==> flow/design.v <==
module FA_Structural(a,b,cin,sum,cout);
	input a,b,cin;
    output sum,cout;
    wire x,y,z;
    xor(x,a,b);
    xor(sum,x,cin);
    and(y,cin,x);
    and(z,a,b);
    or(cout,y,z);
endmodule
module RPA(a,b,cin,sum,cout);
	input [63:0] a,b;
    input cin;
    output wire [63:0] sum;
    output wire cout;
	wire c0,c1,c2,c3,c4,c5,c6,c7,c8,c9,c10,c11,c12,c13,c14,c15,c16,c17,c18,c19,c20,c21,c22,c23,c24,c25,c26,c27,c28,c29,c30,c31,c32,c33,c34,c35,c36,c37,c38,c39,c40,c41,c42,c43,c44,c45,c46,c47,c48,c49,c50,c51,c52,c53,c54,c55,c56,c57,c58,c59,c60,c61,c62;
	FA_Structural fa1(a[0],b[0],cin,sum[0],c0);
	FA_Structural fa2(a[1],b[1],c0,sum[1],c1);
	FA_Structural fa3(a[2],b[2],c1,sum[2],c2);
	FA_Structural fa4(a[3],b[3],c2,sum[3],c3);
    FA_Structural fa5(a[4],b[4],c3,sum[4],c4);
    FA_Structural fa6(a[5],b[5],c4,sum[5],c5);
    FA_Structural fa7(a[6],b[6],c5,sum[6],c6);
    FA_Structural fa8(a[7],b[7],c6,sum[7],c7);
    FA_Structural fa9(a[8],b[8],c7,sum[8],c8);
    FA_Structural fa10(a[9],b[9],c8,sum[9],c9);
    FA_Structural fa11(a[10],b[10],c9,sum[10],c10);
    FA_Structural fa12(a[11],b[11],c10,sum[11],c11);
    FA_Structural fa13(a[12],b[12],c11,sum[12],c12);
    FA_Structural fa14(a[13],b[13],c12,sum[13],c13);
    FA_Structural fa15(a[14],b[14],c13,sum[14],c14);
    FA_Structural fa16(a[15],b[15],c14,sum[15],c15);
    FA_Structural fa17(a[16],b[16],c15,sum[16],c16);
    FA_Structural fa18(a[17],b[17],c16,sum[17],c17);
    FA_Structural fa19(a[18],b[18],c17,sum[18],c18);
    FA_Structural fa20(a[19],b[19],c18,sum[19],c19);
    FA_Structural fa21(a[20],b[20],c19,sum[20],c20);
    FA_Structural fa22(a[21],b[21],c20,sum[21],c21);
    FA_Structural fa23(a[22],b[22],c21,sum[22],c22);
    FA_Structural fa24(a[23],b[23],c22,sum[23],c23);
    FA_Structural fa25(a[24],b[24],c23,sum[24],c24);
    FA_Structural fa26(a[25],b[25],c24,sum[25],c25);
    FA_Structural fa27(a[26],b[26],c25,sum[26],c26);
    FA_Structural fa28(a[27],b[27],c26,sum[27],c27);
    FA_Structural fa29(a[28],b[28],c27,sum[28],c28);
    FA_Structural fa30(a[29],b[29],c28,sum[29],c29);
    FA_Structural fa31(a[30],b[30],c29,sum[30],c30);
    FA_Structural fa32(a[31],b[31],c30,sum[31],c31);
    FA_Structural fa33(a[32],b[32],c31,sum[32],c32);
    FA_Structural fa34(a[33],b[33],c32,sum[33],c33);
    FA_Structural fa35(a[34],b[34],c33,sum[34],c34);
    FA_Structural fa36(a[35],b[35],c34,sum[35],c35);
    FA_Structural fa37(a[36],b[36],c35,sum[36],c36);	
    FA_Structural fa38(a[37],b[37],c36,sum[37],c37);
    FA_Structural fa39(a[38],b[38],c37,sum[38],c38);
    FA_Structural fa40(a[39],b[39],c38,sum[39],c39);
    FA_Structural fa41(a[40],b[40],c39,sum[40],c40);
    FA_Structural fa42(a[41],b[41],c40,sum[41],c41);
    FA_Structural fa43(a[42],b[42],c41,sum[42],c42);
    FA_Structural fa44(a[43],b[43],c42,sum[43],c43);
    FA_Structural fa45(a[44],b[44],c43,sum[44],c44);
    FA_Structural fa46(a[45],b[45],c44,sum[45],c45);
    FA_Structural fa47(a[46],b[46],c45,sum[46],c46);
    FA_Structural fa48(a[47],b[47],c46,sum[47],c47);
    FA_Structural fa49(a[48],b[48],c47,sum[48],c48);
    FA_Structural fa50(a[49],b[49],c48,sum[49],c49);
    FA_Structural fa51(a[50],b[50],c49,sum[50],c50);
    FA_Structural fa52(a[51],b[51],c50,sum[51],c51);
    FA_Structural fa53(a[52],b[52],c51,sum[52],c52);
    FA_Structural fa54(a[53],b[53],c52,sum[53],c53);
    FA_Structural fa55(a[54],b[54],c53,sum[54],c54);
    FA_Structural fa56(a[55],b[55],c54,sum[55],c55);
    FA_Structural fa57(a[56],b[56],c55,sum[56],c56);
    FA_Structural fa58(a[57],b[57],c56,sum[57],c57);
    FA_Structural fa59(a[58],b[58],c57,sum[58],c58);
    FA_Structural fa60(a[59],b[59],c58,sum[59],c59);
    FA_Structural fa61(a[60],b[60],c59,sum[60],c60);
    FA_Structural fa62(a[61],b[61],c60,sum[61],c61);
    FA_Structural fa63(a[62],b[62],c61,sum[62],c62);
    FA_Structural fa64(a[63],b[63],c62,sum[63],cout);
endmodule
module swap(input [63:0]in1, input [63:0]in2, output reg [63:0]out1, output reg [63:0]out2);
    always @(in1 or in2)
    begin
        if(in2[62:0]>in1[62:0])
        begin
            out2 = in1;
            out1 = in2;
        end
        else
        begin
            out1 = in1;
            out2 = in2;
        end
    end
endmodule
module shifter(input [63:0]A, input [10:0]shift, output [63:0]B);
    assign B = A>>shift;
endmodule
module split(input [63:0]A, output sign, output [10:0]exp, output [51:0]man);
    assign sign = A[63];
    assign exp  = A[62:52];
    assign man  = A[51:0];
endmodule
module dfa(input [63:0] I1, input [63:0] I2, output reg [63:0] Final_exp);
    wire[63:0] A,B;
    swap SW(I1,I2,A,B); 
    wire S1,S2;        
    wire [10:0] E1,E2; 
    wire [51:0] M1,M2; 
    split SP1(A,S1,E1,M1); 
    split SP2(B,S2,E2,M2); 
    wire [10:0]Expdiff; 
    assign Expdiff = E1-E2;
    wire [63:0] T1,T2,T3;  
    assign T1= {|E1,M1};   
    assign T2= {|E2,M2};   
    shifter BS(T2,Expdiff,T3); 
    wire [63:0]T4;
    assign T4 = {64{S1^S2}}^T3; 
    wire [63:0]Sum;
    wire Carry;
    RPA C1(T1,T4,S1^S2,Sum,Carry); 
    reg [51:0] M3,tmp; 
    reg [10:0] E3;
    integer i, j;
    reg found;
    always @(*)
    begin
        i=53;
        j=0;
        found=1'b0;
        tmp=Sum[51:0];
        if(Sum[53]==1)
        begin 
            M3=Sum[52:1];
            E3 = E1 + 1'b1;
        end
        else if(Sum[52]==0)
        begin
            for(j=1;j<=52;j=j+1)
            begin
                if(!found && Sum[52-j]==1'b1)
                begin
                    i=j;
                    found=1'b1;
                end
            end
            E3=E1-i;
            tmp=Sum[51:0];
            M3=tmp<<i;
        end
        else
        begin
            M3=Sum[51:0];
            E3=E1;
        end
    end
    always@(*) begin
        if(&E1 == 1'b1 || &E2 == 1'b1) begin
            Final_exp = 64'b0_11111111111_1111111111111111111111111111111111111111111111111111;	
        end
        else if((|E1== 1'b0) && (|M1[51:0]== 1'b0)) begin
            Final_exp = {S2,E2,M2[51:0]};
        end
        else if((|E2== 1'b0) && (|M2[51:0]== 1'b0)) begin
            Final_exp = {S1,E1,M1[51:0]};
        end
        else if(Sum[63:0] == 63'b0) begin
            Final_exp=64'b0;
        end
        else begin
            Final_exp = {S1,{11{|Sum}} & E3,M3};
        end
    end
endmodule
module fp64_add(input clk, input [63:0] a, input [63:0] b, output reg [63:0] s);
    reg  [63:0] a_q, b_q;
    wire [63:0] sum;
    dfa u_dfa(.I1(a_q), .I2(b_q), .Final_exp(sum));
    always @(posedge clk) begin
        a_q <= a;
        b_q <= b;
        s   <= sum;
    end
endmodule
**Reports on fp64_add**

Tool output for the design above, in the order of the flow.
Line numbers count from 1 in the design file above.
Operators carry their Yosys type and port widths (W data, S select, Z words).
Library cell names are shortened.
A cell with n/a has no value.

- Design top: fp64_add
- Clock port: clk
- Standard-cell library: sky130hd
- Library corner: tt_025C_1v80

**Word level**

Counts by Yosys on the flattened word-level netlist (proc, flatten, opt, wreduce; memories kept). Register bits leave out memories and registers merged into their read ports (data or address); mux counts leave out enables and synchronous resets folded into registers. Print and check cells are left out. Cells with the same type and inputs are merged into one.

- Register bits after elaboration: 192
- Input bits: 129

- Multiplexer cells: 216
- Bitwise operators: 293
- Shifts and indexed selects: 2
- Add/subtract/negate cells: 3
- Reduce/logical cells: 113
- Order comparisons: 1

Operator list:

| operator | count |
|---|---|
| $mux W32 | 53 |
| $mux W64 | 5 |
| $mux W1 | 153 |
| $xor A1 B1 Y1 | 118 |
| $and A1 B1 Y1 | 116 |
| $reduce_or A52 Y1 | 2 |
| $mux W52 | 2 |
| $shr A53 B11 Y64 | 1 |
| $xor A64 B64 Y64 | 1 |
| $logic_not A64 Y1 | 1 |
| $reduce_or A64 Y1 | 1 |
| $gt A63 B63 Y1 | 1 |
| $or A1 B1 Y1 | 53 |
| $logic_and A1 B1 Y1 | 53 |
| $shl A52 B32 Y52 | 1 |
| $logic_not A1 Y1 | 51 |
| $sub A11 B11 Y11 | 2 |
| $reduce_and A11 Y1 | 2 |
| $reduce_or A11 Y1 | 2 |
| $mux W11 | 2 |
| $add A11 B1 Y11 const B | 1 |
| $and A11 B11 Y11 | 1 |
| $mux W6 | 1 |
| $not A1 Y1 | 4 |
| $logic_or A1 B1 Y1 | 1 |

**Longest topological paths**

Yosys ltp: most cells in a row. Word level: on the elaborated netlist, between registers, memories and ports. Mapped: between sequential cells and ports; inverters and the memories' decode and read muxes count.

- Depth in word-level cells: 376
- ABC_AREA: 0
- Mapped depth: 116

**Synthesis result**

Yosys stat after the flow's synthesis: flattened, memories mapped to cells. It holds for the ABC_AREA given above (unset counts as 0); a run with the other value may have another netlist.
Totals and module areas in this step are rounded.

Cells by type:

| cell type | count |
|---|---|
| dfxtp_1 | 192 |
| mux2i_1 | 129 |
| nand2_1 | 341 |
| a21oi_1 | 254 |
| fa_1 | 53 |
| nor2_1 | 264 |
| ha_1 | 73 |
| o21ai_0 | 173 |
| mux4_2 | 31 |
| xnor2_1 | 67 |
| inv_1 | 143 |
| clkbuf_1 | 137 |
| a221oi_1 | 54 |
| o211ai_1 | 52 |
| nor4_1 | 57 |
| nand3_1 | 62 |
| nand4_1 | 46 |
| a211oi_1 | 34 |

Not listed: further types 80, cells in them 557.

- Sequential part of the area: 3,840 µm²
- Buffer cells: 196
- Flip-flops: 192
- Cells in the netlist: 2,719
- Cell area after synthesis: 20,200 µm²

By module: a second synthesis without flattening, with its own total; a netlist apart from the flattened one above.

- Cell total of the unflattened synthesis: 2,727
- Area (unflattened synthesis): 24,000 µm²

Each row is one instance without its submodules.

Modules:

| module | times used | area (µm²) | seq. area (µm²) | cells |
|---|---|---|---|---|
| dfa | 1 | 8,780 | 0.0 | 1,421 |
| shifter | 1 | 5,270 | 0.0 | 553 |
| fp64_add | 1 | 3,840 | 3,840 | 192 |
| swap | 1 | 3,820 | 0.0 | 369 |
| FA_Structural | 64 | 20.0 | 0.0 | 1 |
| split | 2 | 480 | 0.0 | 64 |
| RPA | 1 | 0.0 | 0.0 | 0 |

**Path before layout**

Path of least setup slack by OpenSTA after synthesis, without wires, with an ideal clock, recovery checks aside; 20% of the period is set as input and as output delay. Where synthesis merged equal registers, the netlist keeps one of their names.

- Kind: register -> register
- Start point: register a_q[55]
- End point: register s[61]
- Buffers on the path: 19
- Arrival: 32,229 ps
- Path slack: -2,370 ps
- Path delay: 32,370 ps
- Period: 30,000 ps
- Stages on the path: 110
- Library setup time: 141 ps
- Synthesis period reached: 32,370 ps

"path delay" = arrival - input delay + setup time.
"stages on the path" counts driving pins, that of a launching flip-flop among them; a cell with two outputs on the path counts twice.
"synthesis period reached" is the clock period less the worst setup slack; recovery checks do not enter. This is arithmetic on one report: input and output delays are still those of the set period (20% each).
Between the ends stands the longest chain of elaborated cells between them, by number of cells; it is not shown to be the way that was timed. Of several equally long chains one is given.
A line is the first line of the expression or statement that the cell stems from. Yosys adds cells for indexed reads and writes and turns some case tables into memories.

- Path through: dfxtp_1 -> clkbuf_1 -> inv_1 -> ha_1 -> clkbuf_1 -> nand4_1 -> a211oi_1 -> o21ai_2 -> nand2_4 -> buf_6 -> buf_6 -> clkbuf_1 -> buf_1 -> buf_1 -> clkbuf_1 -> clkbuf_1 -> clkbuf_1 -> clkbuf_1 -> (+74 left out) -> inv_1 -> or3_1 -> o41ai_1 -> inv_2 -> clkbuf_1 -> clkbuf_1 -> ha_1 -> a21o_1 -> a21o_1 -> and2_1 -> o21ai_0 -> nand2b_1 -> a2111oi_0 -> and3_1 -> o21ai_0 -> xor2_1 -> nand2_1 -> o211ai_1
- Cells in the longest elaborated chain: 376
- Elaborated cells on any way between the ends: 625
- Those cells by class: add/sub (3); compare (1); shift (1); mux (214); logic (293); reduce/logical (113)

RTL lines, path after synthesis:

| element | line | text |
|---|---|---|
| start, declared | 178 | `reg  [63:0] a_q, b_q;` |
| start, assigned | 182 | `a_q <= a;` |
| $gt A63 B63 Y1 | 85 | `if(in2[62:0]>in1[62:0])` |
| $mux W64 | 85 |  |
| $sub A11 B11 Y11 | 114 | `assign Expdiff = E1-E2;` |
| $shr A53 B11 Y64 | 98 | `assign B = A>>shift;` |
| $xor A64 B64 Y64 | 120 | `assign T4 = {64{S1^S2}}^T3;` |
| $xor A1 B1 Y1 | 5 | `xor(x,a,b);` |
| $and A1 B1 Y1 | 7 | `and(y,cin,x);` |
| (+362 left out) | n/a |  |
| $sub A11 B11 Y11 | 149 | `E3=E1-i;` |
| $mux W11 | 139 | `else if(Sum[52]==0)` |
| $mux W11 | 134 | `if(Sum[53]==1)` |
| $and A11 B11 Y11 | 173 | `Final_exp = {S1,{11{\|Sum}} & E3,M3};` |
| $mux W64 | 169 | `else if(Sum[63:0] == 63'b0) begin` |
| $mux W64 | 166 | `else if((\|E2== 1'b0) && (\|M2[51:0]== 1'b0)) begin` |
| $mux W64 | 163 | `else if((\|E1== 1'b0) && (\|M1[51:0]== 1'b0)) begin` |
| end, assigned | 184 | `s   <= sum;` |
| end, declared | 177 | `module fp64_add(input clk, input [63:0] a, input [63:0] b, output reg [63:0] s);` |

**Timing after layout**

Path of least setup slack in the final report of entry A (OpenROAD, finished layout, wires in). Where an end is a register, its clock arrival counts in the times.
The path's times are printed in steps of 10 ps; the period is the one set.

- Kind: register -> register
- Start point: register a_q[4]
- End point: register s[57]
- Period: 32,300 ps
- Path slack: 750 ps
- Buffers on the path: 3
- Library setup time: 70 ps
- Arrival: 31,940 ps
- Stages on the path: 99

Between the ends stands the longest chain of elaborated cells between them, by number of cells; it is not shown to be the way that was timed. Of several equally long chains one is given.

- Path through: dfxtp_1 -> inv_1 -> ha_1 -> a211o_1 -> a31oi_1 -> a21oi_1 -> o41a_1 -> o311a_2 -> nor2_8 -> buf_6 -> nor2_1 -> a21oi_2 -> mux2i_1 -> mux2i_1 -> mux2i_1 -> nand2_1 -> a21oi_1 -> a211oi_1 -> (+63 left out) -> nand3_1 -> o41a_1 -> nand2_8 -> inv_2 -> ha_1 -> inv_1 -> a21o_1 -> a21o_1 -> and2_1 -> o21ai_0 -> nand2b_1 -> xor2_1 -> nand2_1 -> o211ai_1 -> o21ai_0 -> o21ai_2 -> o221ai_1 -> nand2_1
- Cells in the longest elaborated chain: 376
- Elaborated cells on any way between the ends: 625
- Those cells by class: add/sub (3); compare (1); shift (1); mux (214); logic (293); reduce/logical (113)

RTL lines, path after layout:

| element | line | text |
|---|---|---|
| start, declared | 178 | `reg  [63:0] a_q, b_q;` |
| start, assigned | 182 | `a_q <= a;` |
| $gt A63 B63 Y1 | 85 | `if(in2[62:0]>in1[62:0])` |
| $mux W64 | 85 |  |
| $sub A11 B11 Y11 | 114 | `assign Expdiff = E1-E2;` |
| $shr A53 B11 Y64 | 98 | `assign B = A>>shift;` |
| $xor A64 B64 Y64 | 120 | `assign T4 = {64{S1^S2}}^T3;` |
| $xor A1 B1 Y1 | 5 | `xor(x,a,b);` |
| $and A1 B1 Y1 | 7 | `and(y,cin,x);` |
| (+362 left out) | n/a |  |
| $sub A11 B11 Y11 | 149 | `E3=E1-i;` |
| $mux W11 | 139 | `else if(Sum[52]==0)` |
| $mux W11 | 134 | `if(Sum[53]==1)` |
| $and A11 B11 Y11 | 173 | `Final_exp = {S1,{11{\|Sum}} & E3,M3};` |
| $mux W64 | 169 | `else if(Sum[63:0] == 63'b0) begin` |
| $mux W64 | 166 | `else if((\|E2== 1'b0) && (\|M2[51:0]== 1'b0)) begin` |
| $mux W64 | 163 | `else if((\|E1== 1'b0) && (\|M1[51:0]== 1'b0)) begin` |
| end, assigned | 184 | `s   <= sum;` |
| end, declared | 177 | `module fp64_add(input clk, input [63:0] a, input [63:0] b, output reg [63:0] s);` |

Add stored flow runs of fp64_add

fp64_add through Yosys and OpenROAD on sky130hd: 2 stored runs, unordered, with their settings and measured results. The constraints put input and output delay at 20% of the set period each and load the outputs with 0.01 pF.
"total power of the final layout" is the tool's figure for a default switching activity; nothing was simulated.
Measured values are rounded.

### Entry A

==> flow/run.sh <==
#!/bin/bash
# the make line also repeats the synthesis and layout settings of config.mk as NAME=value (left out here)
make -C /OpenROAD-flow-scripts/flow DESIGN_CONFIG=/design/flow/config.mk WORK_HOME=/design/flow/orfs CLKGATE_MAP_FILE= finish
==> flow/config.mk <==
export PLATFORM = sky130hd
export DESIGN_NAME = fp64_add
export DESIGN_NICKNAME = fp64_add
export VERILOG_FILES = /design/flow/design.v
export SDC_FILE = /design/flow/constraint.sdc
export NUM_CORES = 4
export LEC_CHECK = 0
export CAP_MARGIN = 20
export CORE_ASPECT_RATIO = 0.5
export CORE_MARGIN = 5
export CORE_UTILIZATION = 51
export CTS_CLUSTER_DIAMETER = 292
export MIN_ROUTING_LAYER = met1
export PLACE_DENSITY_LB_ADDON = 0.13
export SETUP_SLACK_MARGIN = 0.29
export SLEW_MARGIN = 25
==> flow/constraint.sdc <==
create_clock -name core_clock -period 32.3 [get_ports {clk}]
set_input_delay 6.4600 -clock core_clock [delete_from_list [all_inputs] [get_ports {clk}]]
set_output_delay 6.4600 -clock core_clock [all_outputs]
set_load 0.01 [all_outputs]

Results of entry A:
- Post-route utilization: 60.3%
- Total power of the final layout: 2.08 mW
- Chip area after synthesis (Yosys): 20,200 µm²
- Worst hold slack in the final report: 667 ps
- Die size: 43,900 µm²
- Lowest setup slack: 754 ps

### Entry B

==> flow/run.sh <==
#!/bin/bash
# the make line also repeats the synthesis and layout settings of config.mk as NAME=value (left out here)
make -C /OpenROAD-flow-scripts/flow DESIGN_CONFIG=/design/flow/config.mk WORK_HOME=/design/flow/orfs CLKGATE_MAP_FILE= finish
==> flow/config.mk <==
export PLATFORM = sky130hd
export DESIGN_NAME = fp64_add
export DESIGN_NICKNAME = fp64_add
export VERILOG_FILES = /design/flow/design.v
export SDC_FILE = /design/flow/constraint.sdc
export NUM_CORES = 4
export LEC_CHECK = 0
export CAP_MARGIN = 20
export CELL_PAD_IN_SITES_DETAIL_PLACEMENT = 1
export CELL_PAD_IN_SITES_GLOBAL_PLACEMENT = 2
export CORE_MARGIN = 2
export CORE_UTILIZATION = 25
export CTS_CLUSTER_DIAMETER = 104
export CTS_CLUSTER_SIZE = 93
export MIN_ROUTING_LAYER = met2
export SLEW_MARGIN = 10
export TNS_END_PERCENT = 50
==> flow/constraint.sdc <==
create_clock -name core_clock -period 44.2 [get_ports {clk}]
set_input_delay 8.8400 -clock core_clock [delete_from_list [all_inputs] [get_ports {clk}]]
set_output_delay 8.8400 -clock core_clock [all_outputs]
set_load 0.01 [all_outputs]

Results of entry B:
- Post-route utilization: 30.3%
- Chip area after synthesis (Yosys): 20,200 µm²
- Die size: 82,900 µm²
- Worst hold slack in the final report: 696 ps
- Lowest setup slack: 8,590 ps
- Total power of the final layout: 1.75 mW
